==> flow/design.v <==
module OneBitAdder (
  input A,
  input B,
  input cin,
  output sum,
  output cout
);
  assign sum = (A ^ B) ^ cin;
  assign cout = ((A ^ B) & cin) | (A & B);
endmodule
module Adder_2_bits (
  input [1:0] bit_1, bit_2,
  input c_in,
  output [1:0] s,
  output c_out
);
  wire c0;  
  OneBitAdder birler (.A(bit_1[0]), .B(bit_2[0]), .cin(c_in), .sum(s[0]), .cout(c0));
  OneBitAdder onlar (.A(bit_1[1]), .B(bit_2[1]), .cin(c0), .sum(s[1]), .cout(c_out));
endmodule
module Adder_4_bits (
  input [3:0] bit_1, bit_2,
  input c_in,
  output [3:0] s,
  output c_out
);
  wire  c0;  
  Adder_2_bits a_2_0 (.bit_1(bit_1[1:0]), .bit_2(bit_2[1:0]), .c_in(c_in), .s(s[1:0]), .c_out(c0));
  Adder_2_bits a_2_1 (.bit_1(bit_1[3:2]), .bit_2(bit_2[3:2]), .c_in(c0), .s(s[3:2]), .c_out(c_out));
endmodule
module Adder_8_bits (
  input [7:0] bit_1, bit_2,
  input c_in,
  output [7:0] s,
  output c_out
);
  wire  c0;  
  Adder_4_bits a_4_0 (.bit_1(bit_1[3:0]), .bit_2(bit_2[3:0]), .c_in(c_in), .s(s[3:0]), .c_out(c0));
  Adder_4_bits a_4_1 (.bit_1(bit_1[7:4]), .bit_2(bit_2[7:4]), .c_in(c0), .s(s[7:4]), .c_out(c_out));
endmodule
  module Adder_10_bits(
  input [9:0] bit_1,bit_2, 
  input c_in,
  output [9:0] s,
  output c_out
);
 wire  c0;  
   Adder_8_bits a_8 (.bit_1(bit_1[7:0]), .bit_2(bit_2[7:0]), .c_in(c_in), .s(s[7:0]), .c_out(c0));
   Adder_2_bits a_2 (.bit_1(bit_1[9:8]), .bit_2(bit_2[9:8]), .c_in(c0), .s(s[9:8]), .c_out(c_out));
endmodule
module Adder_16_bits (
  input [15:0] bit_1, bit_2,
  input c_in,
  output [15:0] s,
  output c_out
);
  wire  c0;  
  Adder_8_bits a_8_0 (.bit_1(bit_1[7:0]), .bit_2(bit_2[7:0]), .c_in(c_in), .s(s[7:0]), .c_out(c0));
  Adder_8_bits a_8_1 (.bit_1(bit_1[15:8]), .bit_2(bit_2[15:8]), .c_in(c0), .s(s[15:8]), .c_out(c_out));
endmodule
module Adder_18_bits (
  input [17:0] bit_1, bit_2,
  input c_in,
  output [17:0] s,
  output c_out
);
  wire  c0;  
  Adder_16_bits a_16 (.bit_1(bit_1[15:0]), .bit_2(bit_2[15:0]), .c_in(c_in), .s(s[15:0]), .c_out(c0));
  Adder_2_bits a_2 (.bit_1(bit_1[17:16]), .bit_2(bit_2[17:16]), .c_in(c0), .s(s[17:16]), .c_out(c_out));
endmodule
module ExtendValue (
  input [0:5] inp,
  output reg [0:17] out
);
  always @* begin
    out[12:17] = inp[0:5];
    if (inp[0] == 1'b0)
      out[0:11] = 12'b0;
    else
      out[0:11] = 12'hfff;
  end
endmodule
module Mux_Alu (
  input  [1:0] whichalu,
  input  [17:0] input_0, input_1, input_2, input_3,
  output reg [17:0] out
);
    always @ (input_0 or input_1 or input_2 or input_3 or whichalu)
    begin
	out=input_0;
	if(whichalu== 2'b01)
	   out=input_1;
	if(whichalu== 2'b10)
	   out=input_2;
	if(whichalu== 2'b11)
	   out=input_3;
    end
endmodule
module Mux_18bit (
  input wire select,
  input wire [17:0] input_1,  
  input wire [17:0] input_2,  
  output reg [17:0] out  
);
    always @ (select or input_1 or input_2)
    begin
        if (select == 1'b0)
            out = input_1;
        else
            out = input_2;
    end
endmodule
module aluselect (
    input wire [17:0] R1,
    input wire [17:0] R2,
    input wire [1:0] alu_op_type,
    output wire [17:0] result,
    output wire cout
);
    wire [17:0] add_result, and_result, nand_result, nor_result;
    Adder_18_bits adder (.bit_1(R1), .bit_2(R2), .c_in(1'b0), .s(add_result), .c_out(cout));
    assign and_result = R1 & R2;
    assign nand_result = ~(R1 & R2);
    assign nor_result = ~(R1 | R2);
    Mux_Alu m1 (
        .whichalu(alu_op_type),
        .input_0(add_result),
        .input_1(and_result),
        .input_2(nand_result),
        .input_3(nor_result),
        .out(result)
    );
endmodule
module Regfile (
  input [0:4] select_register, reg_1, reg_2,
  input [0:17] data,
  input clck, reset_enable, write_enable, clear,
  output reg [0:17] read_reg_1_value,
  output reg [0:17] read_reg_2_value
);
  reg [0:17] registers [0:15];  
  integer i;
  always @(posedge clck or posedge reset_enable) begin
    if (reset_enable) begin
      for (i = 0; i < 16; i = i + 1) begin
        registers[i] <= 18'b0;
      end
    end
    else if (clear) begin
      for (i = 0; i < 16; i = i + 1) begin
        registers[i] <= 18'b0;
      end
    end
    else if (write_enable) begin
      registers[select_register[1:4]] <= data;
    end
  end
  always @(posedge clck) begin
    read_reg_1_value <= registers[reg_1[1:4]];
    read_reg_2_value <= registers[reg_2[1:4]];
  end
endmodule
module ProgramCounter (
  input wire clk,
  input wire rst,
  input wire is_jump,
  input wire pc_enable,
  input wire next,
  input wire [9:0] address_input,
  output reg [9:0] current_address
);
  always @(posedge clk or posedge rst) begin
    if (rst) begin
      current_address <= 10'b0;
    end else begin
      if (is_jump) begin
        current_address <= current_address+address_input;
      end else if (pc_enable && next) begin
        current_address <= current_address + 1;
      end
    end
  end
endmodule
module cpu18 (
  input  wire        clk,
  input  wire        rst,
  output wire [9:0]  imem_addr,
  input  wire [17:0] imem_rdata,
  output wire [9:0]  dmem_addr,
  output wire [17:0] dmem_wdata,
  output wire        dmem_we,
  input  wire [17:0] dmem_rdata,
  output wire        halt
);
  localparam S_FETCH  = 2'd0;
  localparam S_DECODE = 2'd1;
  localparam S_EXEC   = 2'd2;
  localparam S_HALT   = 2'd3;
  reg  [1:0]  state;
  reg  [17:0] ir;
  reg         zf, cf;
  wire [9:0]  pc;
  wire [3:0] opcode = ir[17:14];
  wire [3:0] f_dst  = ir[13:10];
  wire [3:0] f_src1 = ir[9:6];
  wire [3:0] f_src2 = ir[3:0];
  wire [5:0] f_imm  = ir[5:0];
  wire [9:0] f_addr = ir[9:0];
  wire is_alu = (opcode[3:2] == 2'b00);           
  wire is_imm = (opcode[3:1] == 3'b010);          
  wire is_ld  = (opcode == 4'b0110);
  wire is_st  = (opcode == 4'b0111);
  wire is_cmp = (opcode == 4'b1000);
  wire is_jmp = (opcode >= 4'b1001) && (opcode <= 4'b1110);
  wire is_rst = (opcode == 4'b1111);
  reg taken;
  always @* begin
    case (opcode)
      4'b1001: taken = 1'b1;           
      4'b1010: taken = zf;             
      4'b1011: taken = ~zf & ~cf;      
      4'b1100: taken = cf;             
      4'b1101: taken = ~cf;            
      4'b1110: taken = cf | zf;        
      default: taken = 1'b0;
    endcase
  end
  wire exec = (state == S_EXEC);
  wire [17:0] rv1, rv2, wb_data;
  wire [3:0]  rsel1 = is_st ? f_dst : f_src1;
  Regfile regs (
    .select_register({1'b0, f_dst}),
    .reg_1({1'b0, rsel1}),
    .reg_2({1'b0, f_src2}),
    .data(wb_data),
    .clck(clk),
    .reset_enable(rst),
    .write_enable(exec & (is_alu | is_imm | is_ld)),
    .clear(exec & is_rst),
    .read_reg_1_value(rv1),
    .read_reg_2_value(rv2)
  );
  wire [17:0] imm_ext, alu_b, alu_y;
  wire        alu_cout;
  ExtendValue ext (.inp(f_imm), .out(imm_ext));
  Mux_18bit   opb (.select(is_imm), .input_1(rv2), .input_2(imm_ext), .out(alu_b));
  aluselect   alu (.R1(rv1), .R2(alu_b), .alu_op_type(opcode[1:0]), .result(alu_y), .cout(alu_cout));
  Mux_18bit   wbm (.select(is_ld), .input_1(alu_y), .input_2(dmem_rdata), .out(wb_data));
  wire do_jump = exec & is_jmp & taken;
  ProgramCounter pcr (
    .clk(clk),
    .rst(rst),
    .is_jump(do_jump),
    .pc_enable(exec),
    .next(1'b1),
    .address_input(f_addr),
    .current_address(pc)
  );
  always @(posedge clk or posedge rst) begin
    if (rst) begin
      state <= S_FETCH;
      ir    <= 18'b0;
      zf    <= 1'b0;
      cf    <= 1'b0;
    end else begin
      case (state)
        S_FETCH: begin
          ir    <= imem_rdata;
          state <= S_DECODE;
        end
        S_DECODE: state <= S_EXEC;
        S_EXEC: begin
          if (is_cmp) begin
            zf <= (rv1 == rv2);
            cf <= (rv1 < rv2);
          end else if (is_rst) begin
            zf <= 1'b0;
            cf <= 1'b0;
          end
          if (do_jump && f_addr == 10'd0)
            state <= S_HALT;
          else
            state <= S_FETCH;
        end
        default: state <= S_HALT;
      endcase
    end
  end
  assign imem_addr  = pc;
  assign dmem_addr  = f_addr;
  assign dmem_wdata = rv1;
  assign dmem_we    = exec & is_st;
  assign halt       = (state == S_HALT);
endmodule
Wiki page: cpu18 / tool data

=== Step by step through the tools: cpu18 ===
Module cpu18 before and after one edit of its RTL, step after step.
Lines under "original" count in the file above, lines under "edited" in the edited file.
"difference" is "edited" less "original", of the values as shown.
Cell names lack the library's common part.
A cell with - has no value.

* Top: cpu18
* Clock input: clk
* Standard-cell library: sky130hd
* Library corner: tt_025C_1v80

=== Diff ===
The edit as a unified diff against the file above.
This change comes from a script, not from a designer. The edited design behaves differently; no optimisation was intended.

<pre>
@@ -247,5 +247,5 @@
   aluselect   alu (.R1(rv1), .R2(alu_b), .alu_op_type(opcode[1:0]), .result(alu_y), .cout(alu_cout));
   Mux_18bit   wbm (.select(is_ld), .input_1(alu_y), .input_2(dmem_rdata), .out(wb_data));
-  wire do_jump = exec & is_jmp & taken;
+  wire do_jump = (exec ^ is_jmp) & taken;
   ProgramCounter pcr (
     .clk(clk),
</pre>

=== Elaborated design ===
Source: Yosys, flattened and elaborated. Widths are those after wreduce. Registers that Yosys merges into a memory's read port (data or address) are not register bits. Print and check cells do not count. Equal cells are merged and count once.

{| class="wikitable"
|+ Cells by class
! element !! original !! edited !! difference
|-
| order comparisons || 3 || 3 || 0
|-
| $add $sub $neg || 2 || 2 || 0
|-
| bitwise operators || 99 || 99 || 0
|-
| equal/unequal tests || 63 || 63 || 0
|-
| reduce/logical cells || 44 || 44 || 0
|-
| mux-type cells || 65 || 65 || 0
|}

{| class="wikitable"
|+ Operators by type and width
! kind !! original !! edited !! difference
|-
| 1-bit AND || 39 || 38 || -1
|-
| 1-bit bitwise XOR || 35 || 36 || +1
|}

Unchanged operator kinds not shown: 33.

{| class="wikitable"
|+ Word-level totals
! element !! original !! edited !! difference
|-
| register bits after elaboration || 356 || 356 || 0
|-
| input bits || 38 || 38 || 0
|}

=== Depth ===
Depth = most cells in a row (Yosys ltp): at word level without a register or memory, in the mapped netlist without a sequential cell, where the memories' decode and read muxes count.

{| class="wikitable"
|+ Depth
! element !! original !! edited !! difference
|-
| depth after elaboration || 43 || 43 || 0
|-
| ABC_AREA || 0 || 0 || -
|-
| depth in mapped cells || 31 || 32 || +1
|-
| gate-level depth less buffers || 26 || 27 || +1
|}

=== Netlist ===
The flow's flattened synthesis, as Yosys stat reports it; memories are mapped. The netlist is that of the ABC_AREA named above (0 if unset); the other value can give another one.

{| class="wikitable"
|+ Synthesis totals
! element !! original !! edited !! difference
|-
| chip area (Yosys) (um^2) || 21,350.5 || 20,985.1 || -365.4
|-
| flip-flops || 358 || 358 || 0
|-
| mapped cells || 1,942 || 1,920 || -22
|}

{| class="wikitable"
|+ Cells by type
! cell !! original !! edited !! difference
|-
| clkbuf_1 || 37 || 67 || +30
|-
| a21oi_1 || 75 || 57 || -18
|-
| buf_2 || 54 || 38 || -16
|-
| o21ai_2 || 0 || 14 || +14
|-
| nor2_1 || 108 || 95 || -13
|-
| a21o_1 || 27 || 15 || -12
|-
| a221oi_1 || 19 || 31 || +12
|-
| o22ai_1 || 12 || 24 || +12
|-
| mux2_2 || 319 || 330 || +11
|-
| a21oi_4 || 10 || 0 || -10
|-
| a32oi_1 || 17 || 8 || -9
|-
| mux2_1 || 10 || 1 || -9
|-
| inv_1 || 69 || 77 || +8
|-
| a31oi_1 || 12 || 20 || +8
|-
| nor4bb_1 || 1 || 9 || +8
|-
| nand2_1 || 74 || 81 || +7
|-
| clkbuf_2 || 17 || 10 || -7
|-
| o2111ai_1 || 15 || 8 || -7
|}

Unchanged cell types not shown: 17.
Not every row of either side is listed.
The figures by module come from a second, unflattened synthesis with its own total; it is not the netlist above.

{| class="wikitable"
|+ Second synthesis, totals
! element !! original !! edited !! difference
|-
| cells (unflattened synthesis) || 2,444 || 2,439 || -5
|-
| area (unflattened synthesis) (um^2) || 21,106.5 || 21,082.7 || -23.8
|}

Rows give one instance, submodules left out.

{| class="wikitable"
|+ Modules, original
! module !! cells !! area (um^2) !! seq. area (um^2) !! instances
|-
| Regfile || 2,040 || 16,945.0 || 7,927.6 || 1
|-
| cpu18 || 152 || 1,567.8 || 601.8 || 1
|-
| ProgramCounter || 99 || 827.0 || 250.2 || 1
|-
| Mux_18bit || 20 || 271.5 || 0.0 || 2
|-
| Mux_Alu || 22 || 476.7 || 0.0 || 1
|-
| OneBitAdder || 1 || 20.0 || 0.0 || 18
|-
| aluselect || 55 || 251.5 || 0.0 || 1
|-
| ExtendValue || 18 || 135.1 || 0.0 || 1
|-
| Adder_16_bits || 0 || 0.0 || 0.0 || 1
|-
| Adder_18_bits || 0 || 0.0 || 0.0 || 1
|-
| Adder_2_bits || 0 || 0.0 || 0.0 || 9
|-
| Adder_4_bits || 0 || 0.0 || 0.0 || 4
|-
| Adder_8_bits || 0 || 0.0 || 0.0 || 2
|}

{| class="wikitable"
|+ Modules, edited
! module !! cells !! area (um^2) !! seq. area (um^2) !! instances
|-
| Regfile || 2,040 || 16,945.0 || 7,927.6 || 1
|-
| cpu18 || 147 || 1,544.0 || 601.8 || 1
|-
| ProgramCounter || 99 || 827.0 || 250.2 || 1
|-
| Mux_18bit || 20 || 271.5 || 0.0 || 2
|-
| Mux_Alu || 22 || 476.7 || 0.0 || 1
|-
| OneBitAdder || 1 || 20.0 || 0.0 || 18
|-
| aluselect || 55 || 251.5 || 0.0 || 1
|-
| ExtendValue || 18 || 135.1 || 0.0 || 1
|-
| Adder_16_bits || 0 || 0.0 || 0.0 || 1
|-
| Adder_18_bits || 0 || 0.0 || 0.0 || 1
|-
| Adder_2_bits || 0 || 0.0 || 0.0 || 9
|-
| Adder_4_bits || 0 || 0.0 || 0.0 || 4
|-
| Adder_8_bits || 0 || 0.0 || 0.0 || 2
|}

=== Timing after synthesis ===
Path of least setup slack by OpenSTA after synthesis, without wires, with an ideal clock, recovery checks aside; 20% of the period is set as input and as output delay. Where synthesis merged equal registers, the netlist keeps one of their names.

{| class="wikitable"
|+ Path after synthesis
! element !! original !! edited !! difference
|-
| path type || flip-flop to flip-flop || flip-flop to flip-flop || -
|-
| start || reg ir[15] || reg ir[15] || -
|-
| end || reg regs.registers[0][1] || reg regs.registers[0][1] || -
|-
| data arrival time (ns) || 9.811 || 10.020 || +0.209
|-
| clock period (ns) || 9.0 || 9.0 || 0.0
|-
| path delay (ns) || 9.875 || 10.085 || +0.210
|-
| path slack (ns) || -0.875 || -1.085 || -0.210
|-
| data required time (ns) || 8.936 || 8.935 || -0.001
|-
| driving pins on the path || 31 || 32 || +1
|-
| synthesis period reached (ns) || 9.875 || 10.085 || +0.210
|}

"path delay" = arrival - input delay + setup time.
"driving pins on the path" counts driving pins, that of a launching flip-flop among them; a cell with two outputs on the path counts twice.
"synthesis period reached" is the clock period less the worst setup slack; recovery checks do not enter. This is arithmetic on one report: input and output delays are still those of the set period (20% each).
The rows between start and end are the longest chain of elaborated cells between them; the timing report does not say that the signal goes this way. Where chains are equally long, one stands for them.
Each line given opens the expression or statement behind the cell; cells for indexed reads and writes are added by Yosys, which also makes memories of some case tables.
Lines with a computed index may be missing from the assigning lines.

Between the ends, after synthesis, original:
* Cells stage by stage: dfrtp_1 buf_4 buf_4 buf_4 or3b_2 buf_2 mux2_2 ha_1 fa_1 fa_1 fa_1 fa_1 fa_1 fa_1 fa_1 fa_1 fa_1 fa_1 fa_1 fa_1 fa_1 fa_1 fa_1 inv_1 fa_1 nor2b_1 a211oi_1 a21oi_1 a211oi_2 clkbuf_2 mux2_2
* Cells in the longest elaborated chain: 41
* Elaborated cells on any way between the ends: 88
* Classes of those cells: 6 x eq/ne; 8 x mux; 71 x logic; 3 x reduce/logical

{| class="wikitable"
|+ RTL lines, path after synthesis, original
! element !! RTL line !! source
|-
| from (decl) || 200 || <nowiki>reg  [17:0] ir;</nowiki>
|-
| from (assign) || 262 || <nowiki>ir    <= 18'b0;</nowiki>
|-
| from (assign) || 268 || <nowiki>ir    <= imem_rdata;</nowiki>
|-
| 3-bit by 2-bit == test with 1-bit output || 210 || <nowiki>wire is_imm = (opcode[3:1] == 3'b010);</nowiki>
|-
| 18-bit 2-to-1 mux || 107 || <nowiki>if (select == 1'b0)</nowiki>
|-
| 1-bit bitwise XOR || 9 || <nowiki>assign cout = ((A ^ B) & cin) | (A & B);</nowiki>
|-
| 1-bit AND || 9 ||
|-
| 1-bit OR || 9 ||
|-
| 1-bit AND || 9 ||
|-
| 1-bit OR || 9 ||
|-
| [... 27 more ...] || - ||
|-
| 18-bit 2-to-1 mux || 91 || <nowiki>if(whichalu== 2'b01)</nowiki>
|-
| 18-bit 2-to-1 mux || 93 || <nowiki>if(whichalu== 2'b10)</nowiki>
|-
| 18-bit 2-to-1 mux || 95 || <nowiki>if(whichalu== 2'b11)</nowiki>
|-
| 18-bit 2-to-1 mux || 107 ||
|-
| 18-bit 2-to-1 mux || 155 || <nowiki>registers[select_register[1:4]] <= data;</nowiki>
|-
| 18-bit 2-to-1 mux || 154 || <nowiki>else if (write_enable) begin</nowiki>
|-
| 18-bit 2-to-1 mux || 149 || <nowiki>else if (clear) begin</nowiki>
|-
| to (assign) || 146 || <nowiki>registers[i] <= 18'b0;</nowiki>
|-
| to (assign) || 151 || <nowiki>registers[i] <= 18'b0;</nowiki>
|-
| to (decl) || 141 || <nowiki>reg [0:17] registers [0:15];</nowiki>
|}

Between the ends, after synthesis, edited:
* Cells stage by stage: dfrtp_1 buf_4 buf_2 buf_4 buf_2 or2_2 clkbuf_1 mux2_2 ha_1 fa_1 fa_1 fa_1 fa_1 fa_1 fa_1 fa_1 fa_1 fa_1 fa_1 fa_1 fa_1 fa_1 fa_1 fa_1 inv_1 fa_1 nor2b_1 a211oi_1 a21oi_1 a211oi_1 clkbuf_1 mux2_2
* Cells in the longest elaborated chain: 41
* Elaborated cells on any way between the ends: 88
* Classes of those cells: 6 x eq/ne; 8 x mux; 71 x logic; 3 x reduce/logical

{| class="wikitable"
|+ RTL lines, path after synthesis, edited
! element !! RTL line !! source
|-
| from (decl) || 200 || <nowiki>reg  [17:0] ir;</nowiki>
|-
| from (assign) || 262 || <nowiki>ir    <= 18'b0;</nowiki>
|-
| from (assign) || 268 || <nowiki>ir    <= imem_rdata;</nowiki>
|-
| 3-bit by 2-bit == test with 1-bit output || 210 || <nowiki>wire is_imm = (opcode[3:1] == 3'b010);</nowiki>
|-
| 18-bit 2-to-1 mux || 107 || <nowiki>if (select == 1'b0)</nowiki>
|-
| 1-bit bitwise XOR || 9 || <nowiki>assign cout = ((A ^ B) & cin) | (A & B);</nowiki>
|-
| 1-bit AND || 9 ||
|-
| 1-bit OR || 9 ||
|-
| 1-bit AND || 9 ||
|-
| 1-bit OR || 9 ||
|-
| [... 27 more ...] || - ||
|-
| 18-bit 2-to-1 mux || 91 || <nowiki>if(whichalu== 2'b01)</nowiki>
|-
| 18-bit 2-to-1 mux || 93 || <nowiki>if(whichalu== 2'b10)</nowiki>
|-
| 18-bit 2-to-1 mux || 95 || <nowiki>if(whichalu== 2'b11)</nowiki>
|-
| 18-bit 2-to-1 mux || 107 ||
|-
| 18-bit 2-to-1 mux || 155 || <nowiki>registers[select_register[1:4]] <= data;</nowiki>
|-
| 18-bit 2-to-1 mux || 154 || <nowiki>else if (write_enable) begin</nowiki>
|-
| 18-bit 2-to-1 mux || 149 || <nowiki>else if (clear) begin</nowiki>
|-
| to (assign) || 146 || <nowiki>registers[i] <= 18'b0;</nowiki>
|-
| to (assign) || 151 || <nowiki>registers[i] <= 18'b0;</nowiki>
|-
| to (decl) || 141 || <nowiki>reg [0:17] registers [0:15];</nowiki>
|}

=== Worst path after layout ===
Path of least setup slack in the final report of the runs of pair A (OpenROAD, finished layout, wires in). Where an end is a register, its clock arrival counts in the times.

{| class="wikitable"
|+ Path after layout
! element !! original !! edited !! difference
|-
| path type || flip-flop to flip-flop || flip-flop to flip-flop || -
|-
| start || reg ir[15] || reg ir[17] || -
|-
| end || reg regs.registers[2][1] || reg regs.registers[5][1] || -
|-
| path slack (ns) || 0.26 || 0.30 || +0.04
|-
| data required time (ns) || 9.23 || 9.25 || +0.02
|-
| driving pins on the path || 27 || 29 || +2
|-
| data arrival time (ns) || 8.97 || 8.95 || -0.02
|-
| clock period (ns) || 8.75 || 8.75 || 0.00
|}

The rows between start and end are the longest chain of elaborated cells between them; the timing report does not say that the signal goes this way. Where chains are equally long, one stands for them.
Lines with a computed index may be missing from the assigning lines.

Between the ends, after layout, original:
* Cells stage by stage: dfrtp_2 or3b_4 mux2_2 ha_2 fa_2 fa_2 fa_2 fa_2 fa_2 fa_2 fa_2 fa_2 fa_2 fa_2 fa_2 fa_2 fa_2 fa_2 fa_1 inv_1 fa_1 nor2b_1 a211oi_1 a21oi_1 a211oi_2 buf_6 mux2_2
* Cells in the longest elaborated chain: 41
* Elaborated cells on any way between the ends: 88
* Classes of those cells: 6 x eq/ne; 8 x mux; 71 x logic; 3 x reduce/logical

{| class="wikitable"
|+ RTL lines, path after layout, original
! element !! RTL line !! source
|-
| from (decl) || 200 || <nowiki>reg  [17:0] ir;</nowiki>
|-
| from (assign) || 262 || <nowiki>ir    <= 18'b0;</nowiki>
|-
| from (assign) || 268 || <nowiki>ir    <= imem_rdata;</nowiki>
|-
| 3-bit by 2-bit == test with 1-bit output || 210 || <nowiki>wire is_imm = (opcode[3:1] == 3'b010);</nowiki>
|-
| 18-bit 2-to-1 mux || 107 || <nowiki>if (select == 1'b0)</nowiki>
|-
| 1-bit bitwise XOR || 9 || <nowiki>assign cout = ((A ^ B) & cin) | (A & B);</nowiki>
|-
| 1-bit AND || 9 ||
|-
| 1-bit OR || 9 ||
|-
| 1-bit AND || 9 ||
|-
| 1-bit OR || 9 ||
|-
| [... 27 more ...] || - ||
|-
| 18-bit 2-to-1 mux || 91 || <nowiki>if(whichalu== 2'b01)</nowiki>
|-
| 18-bit 2-to-1 mux || 93 || <nowiki>if(whichalu== 2'b10)</nowiki>
|-
| 18-bit 2-to-1 mux || 95 || <nowiki>if(whichalu== 2'b11)</nowiki>
|-
| 18-bit 2-to-1 mux || 107 ||
|-
| 18-bit 2-to-1 mux || 155 || <nowiki>registers[select_register[1:4]] <= data;</nowiki>
|-
| 18-bit 2-to-1 mux || 154 || <nowiki>else if (write_enable) begin</nowiki>
|-
| 18-bit 2-to-1 mux || 149 || <nowiki>else if (clear) begin</nowiki>
|-
| to (assign) || 146 || <nowiki>registers[i] <= 18'b0;</nowiki>
|-
| to (assign) || 151 || <nowiki>registers[i] <= 18'b0;</nowiki>
|-
| to (decl) || 141 || <nowiki>reg [0:17] registers [0:15];</nowiki>
|}

Between the ends, after layout, edited:
* Cells stage by stage: dfrtp_1 nand2b_1 or2_2 mux2_4 ha_4 fa_2 fa_2 fa_2 fa_2 fa_2 fa_2 fa_2 fa_2 fa_2 fa_2 fa_2 fa_2 fa_2 fa_2 fa_1 inv_1 fa_1 nor2b_1 a211oi_2 a21oi_1 a211oi_2 buf_6 nand2_1 o21ai_0
* Cells in the longest elaborated chain: 41
* Elaborated cells on any way between the ends: 86
* Classes of those cells: 3 x eq/ne; 8 x mux; 71 x logic; 4 x reduce/logical

{| class="wikitable"
|+ RTL lines, path after layout, edited
! element !! RTL line !! source
|-
| from (decl) || 200 || <nowiki>reg  [17:0] ir;</nowiki>
|-
| from (assign) || 262 || <nowiki>ir    <= 18'b0;</nowiki>
|-
| from (assign) || 268 || <nowiki>ir    <= imem_rdata;</nowiki>
|-
| 3-bit by 2-bit == test with 1-bit output || 210 || <nowiki>wire is_imm = (opcode[3:1] == 3'b010);</nowiki>
|-
| 18-bit 2-to-1 mux || 107 || <nowiki>if (select == 1'b0)</nowiki>
|-
| 1-bit bitwise XOR || 9 || <nowiki>assign cout = ((A ^ B) & cin) | (A & B);</nowiki>
|-
| 1-bit AND || 9 ||
|-
| 1-bit OR || 9 ||
|-
| 1-bit AND || 9 ||
|-
| 1-bit OR || 9 ||
|-
| [... 27 more ...] || - ||
|-
| 18-bit 2-to-1 mux || 91 || <nowiki>if(whichalu== 2'b01)</nowiki>
|-
| 18-bit 2-to-1 mux || 93 || <nowiki>if(whichalu== 2'b10)</nowiki>
|-
| 18-bit 2-to-1 mux || 95 || <nowiki>if(whichalu== 2'b11)</nowiki>
|-
| 18-bit 2-to-1 mux || 107 ||
|-
| 18-bit 2-to-1 mux || 155 || <nowiki>registers[select_register[1:4]] <= data;</nowiki>
|-
| 18-bit 2-to-1 mux || 154 || <nowiki>else if (write_enable) begin</nowiki>
|-
| 18-bit 2-to-1 mux || 149 || <nowiki>else if (clear) begin</nowiki>
|-
| to (assign) || 146 || <nowiki>registers[i] <= 18'b0;</nowiki>
|-
| to (assign) || 151 || <nowiki>registers[i] <= 18'b0;</nowiki>
|-
| to (decl) || 141 || <nowiki>reg [0:17] registers [0:15];</nowiki>
|}

=== Layout results ===
Both versions went through the flow (Yosys, OpenROAD) with the same settings in each pair. Constraints: input delay and output delay 20% of the set period each, output load 0.01 pF.

Flow settings, pair A:
* period_ns: 8.75
* CAP_MARGIN: 20
* CORE_MARGIN: 2
* CORE_UTILIZATION: 40
* SLEW_MARGIN: 20

{| class="wikitable"
|+ Final reports, pair A
! element !! original !! edited !! difference
|-
| standard-cell area after layout (um^2) || 24,131.9 || 24,096.9 || -35.0
|-
| area of the synthesized netlist (um^2) || 21,350.5 || 20,985.1 || -365.4
|-
| die size (um^2) || 55,239.1 || 54,310.0 || -929.1
|-
| total power of the final layout (W) || 0.003521 || 0.003619 || +0.000098
|-
| smallest hold slack (ns) || 0.359 || 0.357 || -0.002
|-
| worst setup slack after layout (ns) || 0.262 || 0.298 || +0.036
|}

Flow settings, pair B:
* ABC_AREA: 1
* CAP_MARGIN: 10
* CELL_PAD_IN_SITES_GLOBAL_PLACEMENT: 0
* CORE_MARGIN: 8
* CORE_UTILIZATION: 56
* PLACE_DENSITY_LB_ADDON: 0.0
* SETUP_SLACK_MARGIN: -0.05
* SLEW_MARGIN: 35
* period_ns: 5.63

{| class="wikitable"
|+ Final reports, pair B
! element !! original !! edited !! difference
|-
| standard-cell area after layout (um^2) || 23,627.7 || 23,804.1 || +176.4
|-
| area of the synthesized netlist (um^2) || 20,239.4 || 20,298.2 || +58.8
|-
| die size (um^2) || 42,481.3 || 42,594.8 || +113.5
|-
| total power of the final layout (W) || 0.005541 || 0.005424 || -0.000117
|-
| smallest hold slack (ns) || 0.355 || 0.352 || -0.003
|-
| worst setup slack after layout (ns) || -2.157 || -2.055 || +0.102
|}

"total power of the final layout" is the tool's figure for a default switching activity; nothing was simulated.
